==> flow/design.v <==
module ALUcntrl
(
input [3:0] Opcode,
input [3:0] OpcodeExt_ImmHi,
input [15:0] Reg2Data,
input [3:0] Rsrc_ImmLo,
output reg [3:0] ALUctrl,
output reg [15:0] Rsrc_Imm
);
reg [15:0] signExt, zeroExt, shiftExt;
reg [7:0] Imm;
parameter ADDI = 4'b0101;
parameter SUBI = 4'b1001;
parameter CMPI = 4'b1011;
parameter ANDI = 4'b0001;
parameter ORI = 4'b0010;
parameter XORI = 4'b0011;
parameter MOVI = 4'b1101;
parameter LSH= 4'b1000;
parameter LUI = 4'b1111;
parameter ADD = 4'b0101;
parameter SUB = 4'b1001;
parameter CMP = 4'b1011;
parameter AND = 4'b0001;
parameter OR = 4'b0010;
parameter XOR = 4'b0011;
parameter MOV = 4'b1101;
always@(*) begin
	Rsrc_Imm <= 16'b0;
	Imm <= {OpcodeExt_ImmHi[3:0], Rsrc_ImmLo[3:0]};  
	zeroExt <= {8'b00000000, Imm[7:0]};  
	signExt <= {{8{Imm[7]}}, Imm[7:0]};  
	shiftExt <= {{12{Rsrc_ImmLo[3]}}, Imm[3:0]};  
	case(Opcode) 
		ADDI: begin ALUctrl <= 4'b0101; Rsrc_Imm <= signExt; end
		SUBI: begin ALUctrl <= 4'b1001; Rsrc_Imm <= signExt; end
		CMPI: begin ALUctrl <= 4'b1011; Rsrc_Imm <= signExt; end
		ANDI: begin ALUctrl <= 4'b0001; Rsrc_Imm <= zeroExt; end
		ORI: begin ALUctrl <= 4'b0010; Rsrc_Imm <= zeroExt; end
		XORI: begin ALUctrl <= 4'b0011; Rsrc_Imm <= zeroExt; end
		MOVI: begin ALUctrl <= 4'b1101; Rsrc_Imm <= zeroExt; end
		LSH:
			if(OpcodeExt_ImmHi[2])  
			begin
				ALUctrl <= 4'b0100;
			end
		else if (OpcodeExt_ImmHi[0])
			begin
				ALUctrl <= 4'b0111;  
				Rsrc_Imm <= shiftExt;
			end
		else 
			begin
				ALUctrl <= 4'b0000;  
				Rsrc_Imm <= shiftExt;
			end
		LUI:
		begin
			ALUctrl <= 4'b1111; 
			Rsrc_Imm <= {8'b0, Imm[7:0]};
		end
		default: case(OpcodeExt_ImmHi)  
			ADD: begin ALUctrl <= 4'b0101; Rsrc_Imm <= Reg2Data; end
			SUB: begin ALUctrl <= 4'b1001; Rsrc_Imm <= Reg2Data; end
			CMP: begin ALUctrl <= 4'b1011; Rsrc_Imm <= Reg2Data; end
			AND: begin ALUctrl <= 4'b0001; Rsrc_Imm <= Reg2Data; end
			OR: begin ALUctrl <= 4'b0010; Rsrc_Imm <= Reg2Data; end
			XOR: begin ALUctrl <= 4'b0011; Rsrc_Imm <= Reg2Data; end
			MOV: begin ALUctrl <= 4'b1101; Rsrc_Imm <= Reg2Data; end
			default: begin ALUctrl <= 4'b0000; Rsrc_Imm <= Reg2Data; end 
			endcase
		endcase
	end
endmodule
module ALU (
	input clk,
	input Reset,
	input ALUen,
	input [15:0] Rdest,
	input [15:0] Rsrc,
	input [3:0] alucont,
	output reg [15:0] result,
	output reg [15:0] PSR
);
parameter ADD = 4'b0101;
parameter SUB = 4'b1001;
parameter AND = 4'b0001;
parameter OR = 4'b0010;
parameter XOR = 4'b0011;
parameter LSH = 4'b0100;
parameter LSHI = 4'b0000;
parameter RSHI = 4'b0111;
parameter CMP = 4'b1011;
parameter MOV = 4'b1101;
parameter LUI = 4'b1111;
reg [16:0] temp;   
reg [15:0] PSR_next;  
always @(posedge clk) begin
	if (~Reset) PSR <= 16'b0;
	else PSR <= PSR_next & 16'h00E5;
end
always @(*) begin
	result = 16'b0;
	temp = 17'b0;
	PSR_next = PSR;
	if (ALUen) begin
	case (alucont)
		AND: result = Rdest & Rsrc;  
		OR: result = Rdest | Rsrc;   
		XOR: result = Rdest ^ Rsrc;  
		MOV: result = Rsrc; 		 
		ADD: begin
			temp = Rdest + Rsrc;  
			result = temp[15:0];  
			PSR_next[0] = temp[16];  
			PSR_next[5] = (Rdest[15] == Rsrc[15]) && (result[15] != Rdest[15]);  
		end
		SUB: begin
			temp = Rdest + (~Rsrc + 1);  
			result = temp[15:0];  
			PSR_next[0] = temp[16];  
			PSR_next[5] = (Rdest[15] != Rsrc[15]) && (result[15] != Rdest[15]);  
		end
		LSH: begin
			if (Rsrc == 16'b1111111111111111) begin       
				 result = Rdest >> 1;          				 
			end else if (Rsrc == 16'h0001) begin			 
				 result = Rdest << 1;          				 
			end else begin
				 result = Rdest;               				 
			end
      end
		LSHI:begin
			result = Rdest << Rsrc;  
		end
		RSHI:begin
			result = Rdest >> Rsrc;  
		end
		CMP: begin
			temp = Rdest - Rsrc;	 
		   result = 16'b0;
			PSR_next[6] = (temp[15:0] == 16'b0);    
			PSR_next[7] = temp[16];                 
			PSR_next[2] = (temp[15] == 1'b1);       
		end
		LUI:
			result = (Rsrc << 8) | Rdest[7:0];  
		default: result = 16'b0;  
	endcase
	end
end
endmodule
module mux(
input [15:0] data1, data2,
input select,
output [15:0] dataout
);
assign dataout = select ? data1 : data2;
endmodule
module Controller(
input clk,
input Reset,
input [3:0] OpCode,
input [3:0] OpCodeExt_ImmHi,
input [3:0] RSource_ImmLo,     
output reg AluEn,
output reg MemMuxEn,
output reg RegFileEn,
output reg MemWriteEn,
output reg PCEn,
output reg InstrEn,
output reg PCRead,
output reg PCWrite
);
reg [3:0] state;
reg [3:0] NS;
parameter FETCH = 4'b0000;
parameter DECODE = 4'b0001;
parameter MEMEX = 4'b0010;  
parameter ALUEX = 4'b0011;  
parameter REGWB = 4'b0111;
parameter MEMWB = 4'b0100;
parameter JEX = 4'b0101;
parameter JEXWB = 4'b1000;
parameter PCUPDATE = 4'b1111;
parameter MEMTYPE = 4'b0100;
parameter BranchTYPE = 4'b1100;
always @(posedge clk) begin
	if(~Reset)
	begin
	state <= FETCH;
	end
	else state <= NS;
end
always @(*) begin
	NS <= FETCH;
	case(state)
		FETCH:NS<= DECODE;
		DECODE:begin
			case(OpCode)
				MEMTYPE:begin
					if(OpCodeExt_ImmHi == 4'b0000 || OpCodeExt_ImmHi == 4'b0100)begin
					NS <= MEMEX;  
					end
					if(OpCodeExt_ImmHi == 4'b1100 || OpCodeExt_ImmHi == 4'b1000 || OpCodeExt_ImmHi == 4'b1111)begin
					NS <= JEX;  
					end
				end
				BranchTYPE: NS <= JEX;
				default: NS <= ALUEX;
				endcase
		end
		MEMEX:NS <= MEMWB;
		ALUEX:NS <= REGWB;
		REGWB: NS <= JEX;
		MEMWB: NS <= JEX;
		JEX: NS <= JEXWB;
		JEXWB: NS <= PCUPDATE;
		PCUPDATE: NS <= FETCH;
		default:NS <= FETCH;
	endcase
		if(~Reset)
		begin
			NS <= FETCH;
		end
end
always @(*) begin
	AluEn <= 0;
	MemMuxEn <= 0;
	RegFileEn <= 0;
	PCEn <= 0;
	MemWriteEn <= 0;
	InstrEn <= 0;
	PCRead <= 0;
	PCWrite <= 0;
	case(state)
		FETCH:begin
			AluEn <= 0;
			MemMuxEn <= 0;
			RegFileEn <= 0;
			PCEn <= 0;
			MemWriteEn <= 0;
			InstrEn <= 1;
			PCRead <= 1;
			PCWrite <= 0;
		end
		DECODE:begin
		end
		MEMEX: begin
		MemMuxEn <= 1;
		end
		ALUEX:AluEn <= 1;
		MEMWB:begin
			if(OpCode == 4'b0100 && OpCodeExt_ImmHi == 4'b0100) begin
				MemWriteEn <=1;
				RegFileEn <= 0;
			end
			else if(OpCode == 4'b0100 && OpCodeExt_ImmHi == 4'b0000)begin
				MemMuxEn <= 1;
				RegFileEn <= 1;
			end
			else
			RegFileEn <=1;
		end
		REGWB: begin
		if((OpCode == 4'b0000 && OpCodeExt_ImmHi == 4'b1011)||(OpCode == 4'b1011 || (OpCode == 4'b0100 && OpCodeExt_ImmHi == 4'b0100))) RegFileEn <=0;
		else RegFileEn <=1;
		AluEn <= 1;
		end
		JEX: begin
			PCEn <= 1;
		end
		JEXWB: begin
			PCWrite <=1;
			MemWriteEn <= 1;
		end
		PCUPDATE: begin
			PCRead <= 1;
		end
		default: RegFileEn <=0;
		endcase
end
endmodule
module InstrReg(
input clk,
input En,
input [15:0] instruction,
output reg[3:0] opcode,
output reg[3:0] opcodeExt_ImmHi,
output reg[3:0] Rdest,
output reg[3:0] Rsrc_ImmLo
);
always @(posedge clk)
	if(En)begin
		opcode <= instruction[15:12];  
		Rdest <= instruction[11:8];	 
		opcodeExt_ImmHi <= instruction[7:4];	 
		Rsrc_ImmLo <= instruction[3:0];  
	end
endmodule
module PCControl(
input clk, PCen, Reset,
input [15:0] PSR,             
input [15:0] RegData,
input [3:0] dispLo,           
input [3:0] OpcodeExt_dispHi,
input [3:0] CondRlink,        
input [3:0] Opcode,           
output reg [15:0]PC           
);
reg [3:0] RlinkIndex;
reg [15:0] Rlink [7:0];
parameter JUMP = 4'b0100;
parameter BCOND = 4'b1100;
parameter EQ = 4'b0000;  
parameter NE = 4'b0001;  
parameter GE = 4'b1101;  
parameter CS = 4'b0010;  
parameter CC = 4'b0011;  
parameter HI = 4'b0100;  
parameter LS = 4'b0101;  
parameter LO = 4'b1010;  
parameter HS = 4'b1011;  
parameter GT = 4'b0110;  
parameter LE = 4'b0111;  
parameter FS = 4'b1000;  
parameter FC = 4'b1001;  
parameter LT = 4'b1100;  
parameter UC = 4'b1110;  
parameter JAL = 4'b1000;  
parameter JCOND = 4'b1100;  
parameter RET = 4'b1111;  
always @(posedge clk) begin
if(~Reset) begin
	PC <= 16'h0;
	RlinkIndex <= 4'd0;
end
else if(PCen)begin
    case (Opcode)
        JUMP: begin
            case (OpcodeExt_dispHi)
                JAL: begin
						  if (RlinkIndex < 8) begin
								Rlink[RlinkIndex] <= PC + 1'b1;
								RlinkIndex <= RlinkIndex + 1'b1;
							end
                    PC <= RegData;
                end
                JCOND: begin
                    case (CondRlink)
                        EQ: PC <= PSR[6] ? RegData : PC + 1'b1;   
                        NE: PC <= ~PSR[6] ? RegData : PC + 1'b1;  
                        GE: PC <= (PSR[7] | PSR[6]) ? RegData : PC + 1'b1;  
                        CS: PC <= PSR[0] ? RegData : PC + 1'b1;  
                        CC: PC <= ~PSR[0] ? RegData : PC + 1'b1;  
                        HI: PC <= PSR[2] ? RegData : PC + 1'b1;  
                        LS: PC <= ~PSR[2] ? RegData : PC + 1'b1;  
                        LO: PC <= (~PSR[2] & ~PSR[6]) ? RegData : PC + 1'b1;  
                        HS: PC <= (PSR[2] | PSR[6]) ? RegData : PC + 1'b1;  
                        GT: PC <= PSR[7] ? RegData : PC + 1'b1;  
                        LE: PC <= ~PSR[7] ? RegData : PC + 1'b1;  
                        FS: PC <= PSR[5] ? RegData : PC + 1'b1;  
                        FC: PC <= ~PSR[5] ? RegData : PC + 1'b1;  
                        LT: PC <= (~PSR[7] & ~PSR[6]) ? RegData : PC + 1'b1;  
                        UC: PC <= RegData;  
                        default: PC <= PC + 1'b1;  
                    endcase
                end
                RET: begin
					 if(RlinkIndex >0) begin
							RlinkIndex <= RlinkIndex - 1;
                    PC <= Rlink[RlinkIndex - 1];
                end else begin
						 PC <= PC +1;
						 end
					 end
                default: PC <= PC + 1'b1;  
            endcase
        end
        BCOND: begin
            case (CondRlink)
                EQ: PC <= PSR[6] ? PC + {{8{OpcodeExt_dispHi[3]}},OpcodeExt_dispHi[3:0], dispLo[3:0]} : PC + 1'b1;   
                NE: PC <= ~PSR[6] ? PC + {{8{OpcodeExt_dispHi[3]}},OpcodeExt_dispHi[3:0], dispLo[3:0]} : PC + 1'b1;  
                GE: PC <= (PSR[7] | PSR[6]) ? PC + {{8{OpcodeExt_dispHi[3]}},OpcodeExt_dispHi[3:0], dispLo[3:0]} : PC + 1'b1;  
                CS: PC <= PSR[0] ? PC + {{8{OpcodeExt_dispHi[3]}},OpcodeExt_dispHi[3:0], dispLo[3:0]} : PC + 1'b1;  
                CC: PC <= ~PSR[0] ? PC + {{8{OpcodeExt_dispHi[3]}},OpcodeExt_dispHi[3:0], dispLo[3:0]} : PC + 1'b1;  
                HI: PC <= PSR[2] ? PC + {{8{OpcodeExt_dispHi[3]}},OpcodeExt_dispHi[3:0], dispLo[3:0]} : PC + 1'b1;  
                LS: PC <= ~PSR[2] ? PC + {{8{OpcodeExt_dispHi[3]}},OpcodeExt_dispHi[3:0], dispLo[3:0]} : PC + 1'b1;  
                LO: PC <= (~PSR[2] & ~PSR[6]) ? PC + {{8{OpcodeExt_dispHi[3]}},OpcodeExt_dispHi[3:0], dispLo[3:0]} : PC + 1'b1;  
                HS: PC <= (PSR[2] | PSR[6]) ? PC + {{8{OpcodeExt_dispHi[3]}},OpcodeExt_dispHi[3:0], dispLo[3:0]} : PC + 1'b1;  
                GT: PC <= PSR[7] ? PC + {{8{OpcodeExt_dispHi[3]}},OpcodeExt_dispHi[3:0], dispLo[3:0]} : PC + 1'b1;  
                LE: PC <= ~PSR[7] ? PC + {{8{OpcodeExt_dispHi[3]}},OpcodeExt_dispHi[3:0], dispLo[3:0]} : PC + 1'b1;  
                FS: PC <= PSR[5] ? PC + {{8{OpcodeExt_dispHi[3]}},OpcodeExt_dispHi[3:0], dispLo[3:0]} : PC + 1'b1;  
                FC: PC <= ~PSR[5] ? PC + {{8{OpcodeExt_dispHi[3]}},OpcodeExt_dispHi[3:0], dispLo[3:0]} : PC + 1'b1;  
                LT: PC <= (~PSR[7] & ~PSR[6]) ? PC + {{8{OpcodeExt_dispHi[3]}},OpcodeExt_dispHi[3:0], dispLo[3:0]} : PC + 1'b1;  
                UC: PC <= PC + {{8{OpcodeExt_dispHi[3]}},OpcodeExt_dispHi[3:0], dispLo[3:0]};  
                default: PC <= PC + 1'b1;  
            endcase
        end
        default: PC <= PC + 1'b1;  
    endcase
	 end
end
endmodule
module RegFile (
	 input Reset,
    input clk,                     
    input En,                      
    input [3:0] read_addr,         
    input [3:0] readwrite_addr,    
    input [15:0] write_data,       
    output [15:0] read_data1,      
    output [15:0] read_data2       
);
	reg [15:0] registers [15:0];
	integer i;  
always @(posedge clk) begin
        if (!Reset) begin
            for (i = 0; i < 16; i = i + 1) begin
		    registers[i] <= 16'h0000;  
            end
        end 
	else if (En) begin  
            registers[readwrite_addr] <= write_data;  
        end
		  end
 assign read_data2 = registers[read_addr];  
 assign read_data1 = registers[readwrite_addr];  
endmodule
module CPUCore(
input clk,
input Reset,
output wire [15:0] mem_addr,
output wire        mem_we,
output wire [15:0] mem_wdata,
input  wire [15:0] mem_rdata
);
wire[3:0] OpCodeExt_ImmHi;
wire[3:0] OpCode;
wire[3:0] Rdest;
wire[3:0] Rsrc_ImmLo;
wire AluEn;
wire MemMuxEn;
wire RegFileEn;
wire MemWriteEn;
wire PCEn;
wire InstrEn;
wire PCRead;
wire PCWrite;
wire [15:0] PC;
wire[15:0] read_data1;  
wire[15:0] read_data2;
wire [15:0] MemData;
wire [15:0] Rsrc_ImmData;
wire [15:0] ALUResult;
wire [15:0] PSR;
wire [3:0]alucont;
wire [15:0] Mem_a1;
wire [15:0] MemAddr;
wire [15:0] AluMuxOut;
wire [15:0] MemDataFromMux;
assign MemData   = mem_rdata;
assign mem_addr  = MemAddr;
assign mem_we    = MemWriteEn;
assign mem_wdata = MemDataFromMux;
InstrReg InstrReg(
.clk(clk),
.En(InstrEn),
.instruction(MemData),
.opcode(OpCode),
.opcodeExt_ImmHi(OpCodeExt_ImmHi),
.Rdest(Rdest),
.Rsrc_ImmLo(Rsrc_ImmLo)
);
Controller Controller(
	.clk(clk),
	.Reset(Reset),
	.OpCode(OpCode),
	.OpCodeExt_ImmHi(OpCodeExt_ImmHi),
	.RSource_ImmLo(Rsrc_ImmLo),
	.AluEn(AluEn),
	.MemMuxEn(MemMuxEn),
	.RegFileEn(RegFileEn),
	.PCEn(PCEn),
	.PCRead(PCRead),
	.PCWrite(PCWrite),
	.MemWriteEn(MemWriteEn),
	.InstrEn(InstrEn)
);
PCControl PCControl(
	.Reset(Reset),
	.clk(clk),
	.PSR(PSR),
	.PCen(PCEn),
	.RegData(read_data2),
	.dispLo(Rsrc_ImmLo),   
	.OpcodeExt_dispHi(OpCodeExt_ImmHi),
	.CondRlink(Rdest),
	.Opcode(OpCode),  
	.PC(PC)  
);
RegFile RegFile (
	 .Reset(Reset),
    .clk(clk),                 
    .En(RegFileEn),                  
    .read_addr(Rsrc_ImmLo),  
    .readwrite_addr(Rdest),    
    .write_data(AluMuxOut),   
    .read_data1(read_data1),  
    .read_data2(read_data2)   
);
ALUcntrl ALUcntrl
(
	.Opcode(OpCode),
	.OpcodeExt_ImmHi(OpCodeExt_ImmHi),
	.Reg2Data(read_data2),
	.Rsrc_ImmLo(Rsrc_ImmLo),
	.ALUctrl(alucont),
	.Rsrc_Imm(Rsrc_ImmData)
);
ALU ALU (
	.clk(clk),
	.Reset(Reset),
	.ALUen(AluEn),
	.Rdest(read_data1),
	.Rsrc(Rsrc_ImmData),
	.alucont(alucont),
	.result(ALUResult),
	.PSR(PSR)
);
mux muxALu(
.select(MemMuxEn),
.data1(MemData),
.data2(ALUResult),
.dataout(AluMuxOut)
);
mux muxMEM1(
.select(PCWrite),
.data1(16'h8000),
.data2(read_data2),  
.dataout(Mem_a1)
);
mux muxMEM2(
.select(PCRead),
.data1(PC),
.data2(Mem_a1),
.dataout(MemAddr)
);
mux muxMEMdata(
.select(PCWrite),
.data1(PC),
.data2(read_data1),
.dataout(MemDataFromMux)
);
endmodule
==> Step by step through the tools: CPUCore <==
What the tools print for CPUCore, step after step.
Lines are those of the file above, counted from 1.
Cell names lack the library's common part.
{ "design": {"design": "CPUCore", "clk_port": "clk", "lib": "sky130hd", "lib_corner": "tt_025C_1v80"} }

==> After elaboration <==
Source: Yosys, flattened and elaborated, memories not mapped. Widths are those after wreduce. Print and check cells do not count.
Memory sizes are those after Yosys's memory passes, which may raise the word count (mostly to a power of two), join words into wider ones and drop unused or constant bits.
{ "word_totals": {"mem_bits_rw": 384, "regBits": 45, "n_memories": 2, "out_inout_bits": 33, "wordCells": 217} }
{ "memory_table": {"columns": ["memory", "size", "width", "line", "source"], "rows": [
  ["RegFile.registers", 16, 16, 415, "reg [15:0] registers [15:0];"],
  ["PCControl.Rlink", 8, 16, 312, "reg [15:0] Rlink [7:0];"]
]} }
{ "classes": {"n_addsub": 9, "shifts": 2, "compare": 2, "n_reduce_logical": 26, "muxes": 93, "equal": 62, "n_logic": 12} }
{ "ops": {"columns": ["cell", "count"], "rows": [
  ["2-to-1 mux 16 bit", 44],
  ["case mux 16 bit (select 15 bit)", 2],
  ["case mux 16 bit (select 10 bit)", 1],
  ["equality test 4 bit with constant B", 25],
  ["case mux 16 bit (select 3 bit)", 2],
  ["equality test 4 x 3 -> 1 bit with constant B", 14],
  ["case mux 4 bit (select 7 bit)", 2],
  ["equality test 4 x 2 -> 1 bit with constant B", 10],
  ["case mux 4 bit (select 9 bit)", 1],
  ["adder 16 x 1 -> 16 bit with constant B", 2],
  ["case mux 16 bit (select 2 bit)", 1],
  ["2-to-1 mux 4 bit", 8],
  ["equality test 4 x 1 -> 1 bit with constant B", 5],
  ["logical NOT 4 bit", 5],
  ["2-to-1 mux 1 bit", 18],
  ["2-to-1 mux 3 bit", 6],
  ["adder 16 x 16 -> 17 bit", 1],
  ["subtractor 16 x 16 -> 17 bit", 1],
  ["adder 16 x 17 -> 17 bit", 1],
  ["NOT 16 -> 17 bit", 1],
  ["adder 17 x 1 -> 17 bit with constant B", 1],
  ["equality test 16 x 1 -> 1 bit with constant B", 1],
  ["adder 16 bit", 1],
  ["equality test 16 bit with constant B", 1],
  ["bitwise AND 16 bit", 1],
  ["OR 16 bit", 1],
  ["bitwise XOR 16 bit", 1],
  ["<< shifter 16 x 16 -> 16 bit", 1]
]} }
Other operator kinds: 24; their cells: 48.

==> Logic depth <==
Longest topological path by Yosys (ltp), each cell counted once; first at word level (registers and memories cut), then after technology mapping (sequential cells cut; the memories' decode and read muxes count).
{ "logic_depth": {"depth_word": 11, "abc_area": 0, "mapped_depth": 26, "mapped_depth_nobuf": 17} }

==> Netlist <==
Source: synth_stat.txt of the flow (Yosys; design flattened, memories mapped). It holds for the ABC_AREA given above (unset counts as 0); a run with the other value may have another netlist.
The area totals of this step are shown rounded.
{ "mapped": {"ff_cells": 442, "synth_area_um2": 31400, "stdcells": 3039, "seq_area_um2": 12900, "n_buf": 257} }
{ "by_type": {"columns": ["type", "count", "area_total_um2"], "rows": [
  ["edfxtp_1", 400, 1.2E+04],
  ["mux4_2", 171, 3.85E+03],
  ["nor2_1", 376, 1.41E+03],
  ["nand2_1", 262, 983.443],
  ["a21oi_1", 186, 930.893],
  ["o21ai_0", 171, 855.821],
  ["dfxtp_1", 42, 840.806],
  ["mux2i_1", 78, 780.749],
  ["ha_1", 56, 700.672],
  ["clkbuf_1", 149, 559.286],
  ["nor3_1", 104, 520.499],
  ["mux4_1", 13, 341.578],
  ["nand3_1", 68, 340.326],
  ["xnor2_1", 35, 306.544],
  ["mux2_2", 27, 304.042],
  ["o211ai_1", 40, 300.288],
  ["inv_1", 78, 292.781],
  ["nand4_1", 36, 225.216]
]} }
Other cell types: 85; their cells: 747.
The figures by module come from a second, unflattened synthesis with its own total; it is not the netlist above.
{ "unflattened": {"hier_cells": 2826, "area_unflattened_um2": 31500} }
Rows give one instance, submodules left out.
{ "modules": {"columns": ["module", "mod_area_um2", "cells", "mod_seq_area_um2", "instances"], "rows": [
  ["RegFile", 13700, 861, 7690, 1],
  ["PCControl", 10600, 1044, 4240, 1],
  ["ALU", 4870, 729, 100, 1],
  ["mux", 249, 18, 0.0, 4],
  ["ALUcntrl", 493, 62, 0.0, 1],
  ["InstrReg", 480, 16, 480, 1],
  ["Controller", 390, 40, 180, 1],
  ["CPUCore", 7.5, 2, 0.0, 1]
]} }

==> Path before layout <==
Source: OpenSTA report_checks on the synthesized netlist (no wires, ideal clock, input and output delay 20% of the period each), path of least setup slack; recovery checks are left aside. Register names are those of the netlist, which keeps one name where synthesis merged equal registers.
{ "synth_timing": {"path_kind": "reg2reg", "from": "register (name not given)", "to": "memory RegFile.registers[0][12]", "delay_ns": 5.822, "t_arrival_ns": 5.555, "tclk_ns": 8.0, "launch_ns": 0.000, "driving_pins": 25, "slack_ns": 2.178, "synth_period_reached_ns": 5.822} }
"delay_ns" is the arrival time less input delay plus setup time.
"driving_pins": output pins that drive a net of the path, with the launching flip-flop's if there is one; two outputs of one cell count as two.
"synth_period_reached_ns" = period - worst setup slack (recovery checks aside). The figure is calculated, with input and output delays left at 20% of the set period.
{ "synth_between": {"path_cell_list": "dfxtp_1 -> buf_6 -> buf_8 -> buf_4 -> mux4_2 -> mux4_2 -> a22o_1 -> buf_6 -> buf_2 -> buf_2 -> buf_2 -> ha_1 -> fa_1 -> a21oi_1 -> o21bai_1 -> a21o_1 -> a21oi_1 -> o21bai_1 -> a211o_1 -> a21oi_1 -> xor2_1 -> o21ai_0 -> a2111oi_4 -> buf_4 -> nor3_1"} }
{ "synth_rtl": {"columns": ["element", "line", "source"], "rows": [
  ["end: declaration", 415, "reg [15:0] registers [15:0];"]
]} }
No chain of elaborated cells between the ends is given.

==> Path in the finished layout <==
From the final timing report of stored run 1: the path of least setup slack in the routed layout; clock arrival at registers is part of the times.
{ "layout_timing": {"path_kind": "reg2reg", "from": "register (name not given)", "to": "memory RegFile.registers[7][12]", "driving_pins": 15, "t_arrival_ns": 5.86, "tclk_ns": 5.51, "slack_ns": -0.12, "launch_ns": 0.65} }
{ "layout_between": {"path_cell_list": "dfxtp_4 -> buf_4 -> mux4_2 -> mux2i_1 -> mux2_2 -> a22o_1 -> inv_1 -> ha_1 -> o21ai_0 -> a41oi_1 -> a21oi_1 -> o211ai_1 -> a2111oi_4 -> buf_12 -> nor3_1"} }
{ "layout_rtl": {"columns": ["element", "line", "source"], "rows": [
  ["end: declaration", 415, "reg [15:0] registers [15:0];"]
]} }
No chain of elaborated cells between the ends is given.

Ticket comment

Module CPUCore, platform sky130hd: 6 stored runs of the flow (Yosys, OpenROAD) with differing settings, in no particular order. Input and output delays are each 20% of the period that was set; the output load is 0.01 pF.
"clock_period_reached_ns": clock period set for the run, less the worst setup slack. It is reckoned from that one timing run; input and output delays stay at 20% of the period that was set.
"critical_path_time_ns" is the time allowed to the run's worst setup path (the clock period less input and output delay, where it has them) less its slack. Clock arrival times count: a late capture clock shortens it, a late launch clock lengthens it.
"total_power_uw" is the tool's figure for a default switching activity; nothing was simulated.
The results are shown rounded.
[
  {
    "run": "stored run 1",
    "settings": { "CAP_MARGIN": 10, "CELL_PAD_IN_SITES_DETAIL_PLACEMENT": 1, "CORE_MARGIN": 7, "CORE_UTILIZATION": 21, "CTS_CLUSTER_DIAMETER": 157, "CTS_CLUSTER_SIZE": 85, "GPL_TIMING_DRIVEN": 1, "PLACE_DENSITY": 0.43, "SETUP_SLACK_MARGIN": -0.34, "SLEW_MARGIN": 35, "TNS_END_PERCENT": 10, "period_ns": 5.51 },
    "results": { "synth_area_um2": 31400, "final_setup_tns_ns": -0.549, "finalCellArea_um2": 35900, "final_hold_ws_ns": 0.492, "final_util_pct": 24.2, "worst_setup_slack_ns": -0.124, "total_power_uw": 8700, "clock_period_reached_ns": 5.634, "critical_path_time_ns": 5.63, "critical_path_kind": "reg2reg", "dieArea_um2": 160000 }
  },
  {
    "run": "stored run 2",
    "settings": { "ABC_AREA": 0, "CAP_MARGIN": 10, "CELL_PAD_IN_SITES_DETAIL_PLACEMENT": 1, "CELL_PAD_IN_SITES_GLOBAL_PLACEMENT": 2, "CORE_MARGIN": 6, "CORE_UTILIZATION": 51, "CTS_CLUSTER_DIAMETER": 202, "CTS_CLUSTER_SIZE": 86, "GPL_ROUTABILITY_DRIVEN": 0, "GPL_TIMING_DRIVEN": 1, "MAX_ROUTING_LAYER": "met4", "MIN_ROUTING_LAYER": "met2", "PLACE_DENSITY": 0.43, "SETUP_SLACK_MARGIN": -0.34, "SLEW_MARGIN": 35, "TNS_END_PERCENT": 10, "period_ns": 4.89 },
    "outcome": "incomplete, routing halted on GRT-0116"
  },
  {
    "run": "stored run 3",
    "settings": { "ABC_AREA": 1, "CAP_MARGIN": 10, "CELL_PAD_IN_SITES_DETAIL_PLACEMENT": 1, "CORE_MARGIN": 6, "CORE_UTILIZATION": 21, "CTS_CLUSTER_DIAMETER": 157, "CTS_CLUSTER_SIZE": 85, "GPL_ROUTABILITY_DRIVEN": 0, "GPL_TIMING_DRIVEN": 1, "PLACE_DENSITY": 0.43, "SETUP_SLACK_MARGIN": -0.34, "SLEW_MARGIN": 35, "TNS_END_PERCENT": 10, "period_ns": 5.51 },
    "results": { "finalCellArea_um2": 39000, "final_setup_tns_ns": -0.083, "total_power_uw": 8960, "final_hold_ws_ns": 0.366, "final_util_pct": 23.5, "critical_path_time_ns": 4.49, "critical_path_kind": "reg2out", "dieArea_um2": 178000, "clock_period_reached_ns": 5.593, "worst_setup_slack_ns": -0.083, "synth_area_um2": 35300 }
  },
  {
    "run": "stored run 4",
    "settings": { "ABC_AREA": 0, "CAP_MARGIN": 10, "CELL_PAD_IN_SITES_DETAIL_PLACEMENT": 1, "CELL_PAD_IN_SITES_GLOBAL_PLACEMENT": 2, "CORE_MARGIN": 6, "CORE_UTILIZATION": 51, "CTS_CLUSTER_DIAMETER": 157, "CTS_CLUSTER_SIZE": 85, "GPL_ROUTABILITY_DRIVEN": 0, "GPL_TIMING_DRIVEN": 1, "MAX_ROUTING_LAYER": "met4", "MIN_ROUTING_LAYER": "met2", "PLACE_DENSITY": 0.43, "SETUP_SLACK_MARGIN": -0.34, "SLEW_MARGIN": 35, "TNS_END_PERCENT": 10, "period_ns": 5.51 },
    "outcome": "incomplete, routing halted on GRT-0116"
  },
  {
    "run": "stored run 5",
    "settings": { "CAP_MARGIN": 10, "CELL_PAD_IN_SITES_DETAIL_PLACEMENT": 2, "CORE_MARGIN": 7, "CORE_UTILIZATION": 21, "GPL_TIMING_DRIVEN": 1, "PLACE_DENSITY": 0.43, "SETUP_SLACK_MARGIN": -0.34, "period_ns": 5.51, "SLEW_MARGIN": 20 },
    "results": { "worst_setup_slack_ns": -0.049, "clock_period_reached_ns": 5.559, "critical_path_time_ns": 5.56, "critical_path_kind": "reg2reg", "final_hold_ws_ns": 0.468, "total_power_uw": 10700, "synth_area_um2": 31400, "dieArea_um2": 160000, "final_util_pct": 25.0, "final_setup_tns_ns": -0.849, "finalCellArea_um2": 37000 }
  },
  {
    "run": "stored run 6",
    "settings": { "ABC_AREA": 0, "CAP_MARGIN": 0, "CELL_PAD_IN_SITES_DETAIL_PLACEMENT": 2, "CORE_MARGIN": 8, "CTS_CLUSTER_DIAMETER": 133, "GPL_ROUTABILITY_DRIVEN": 0, "MAX_ROUTING_LAYER": "met4", "MIN_ROUTING_LAYER": "met1", "PLACE_DENSITY": 0.87, "SETUP_SLACK_MARGIN": -0.55, "SLEW_MARGIN": 5, "TNS_END_PERCENT": 35, "period_ns": 8.34, "CORE_UTILIZATION": 40 },
    "outcome": "incomplete, routing halted on GRT-0116"
  }
]
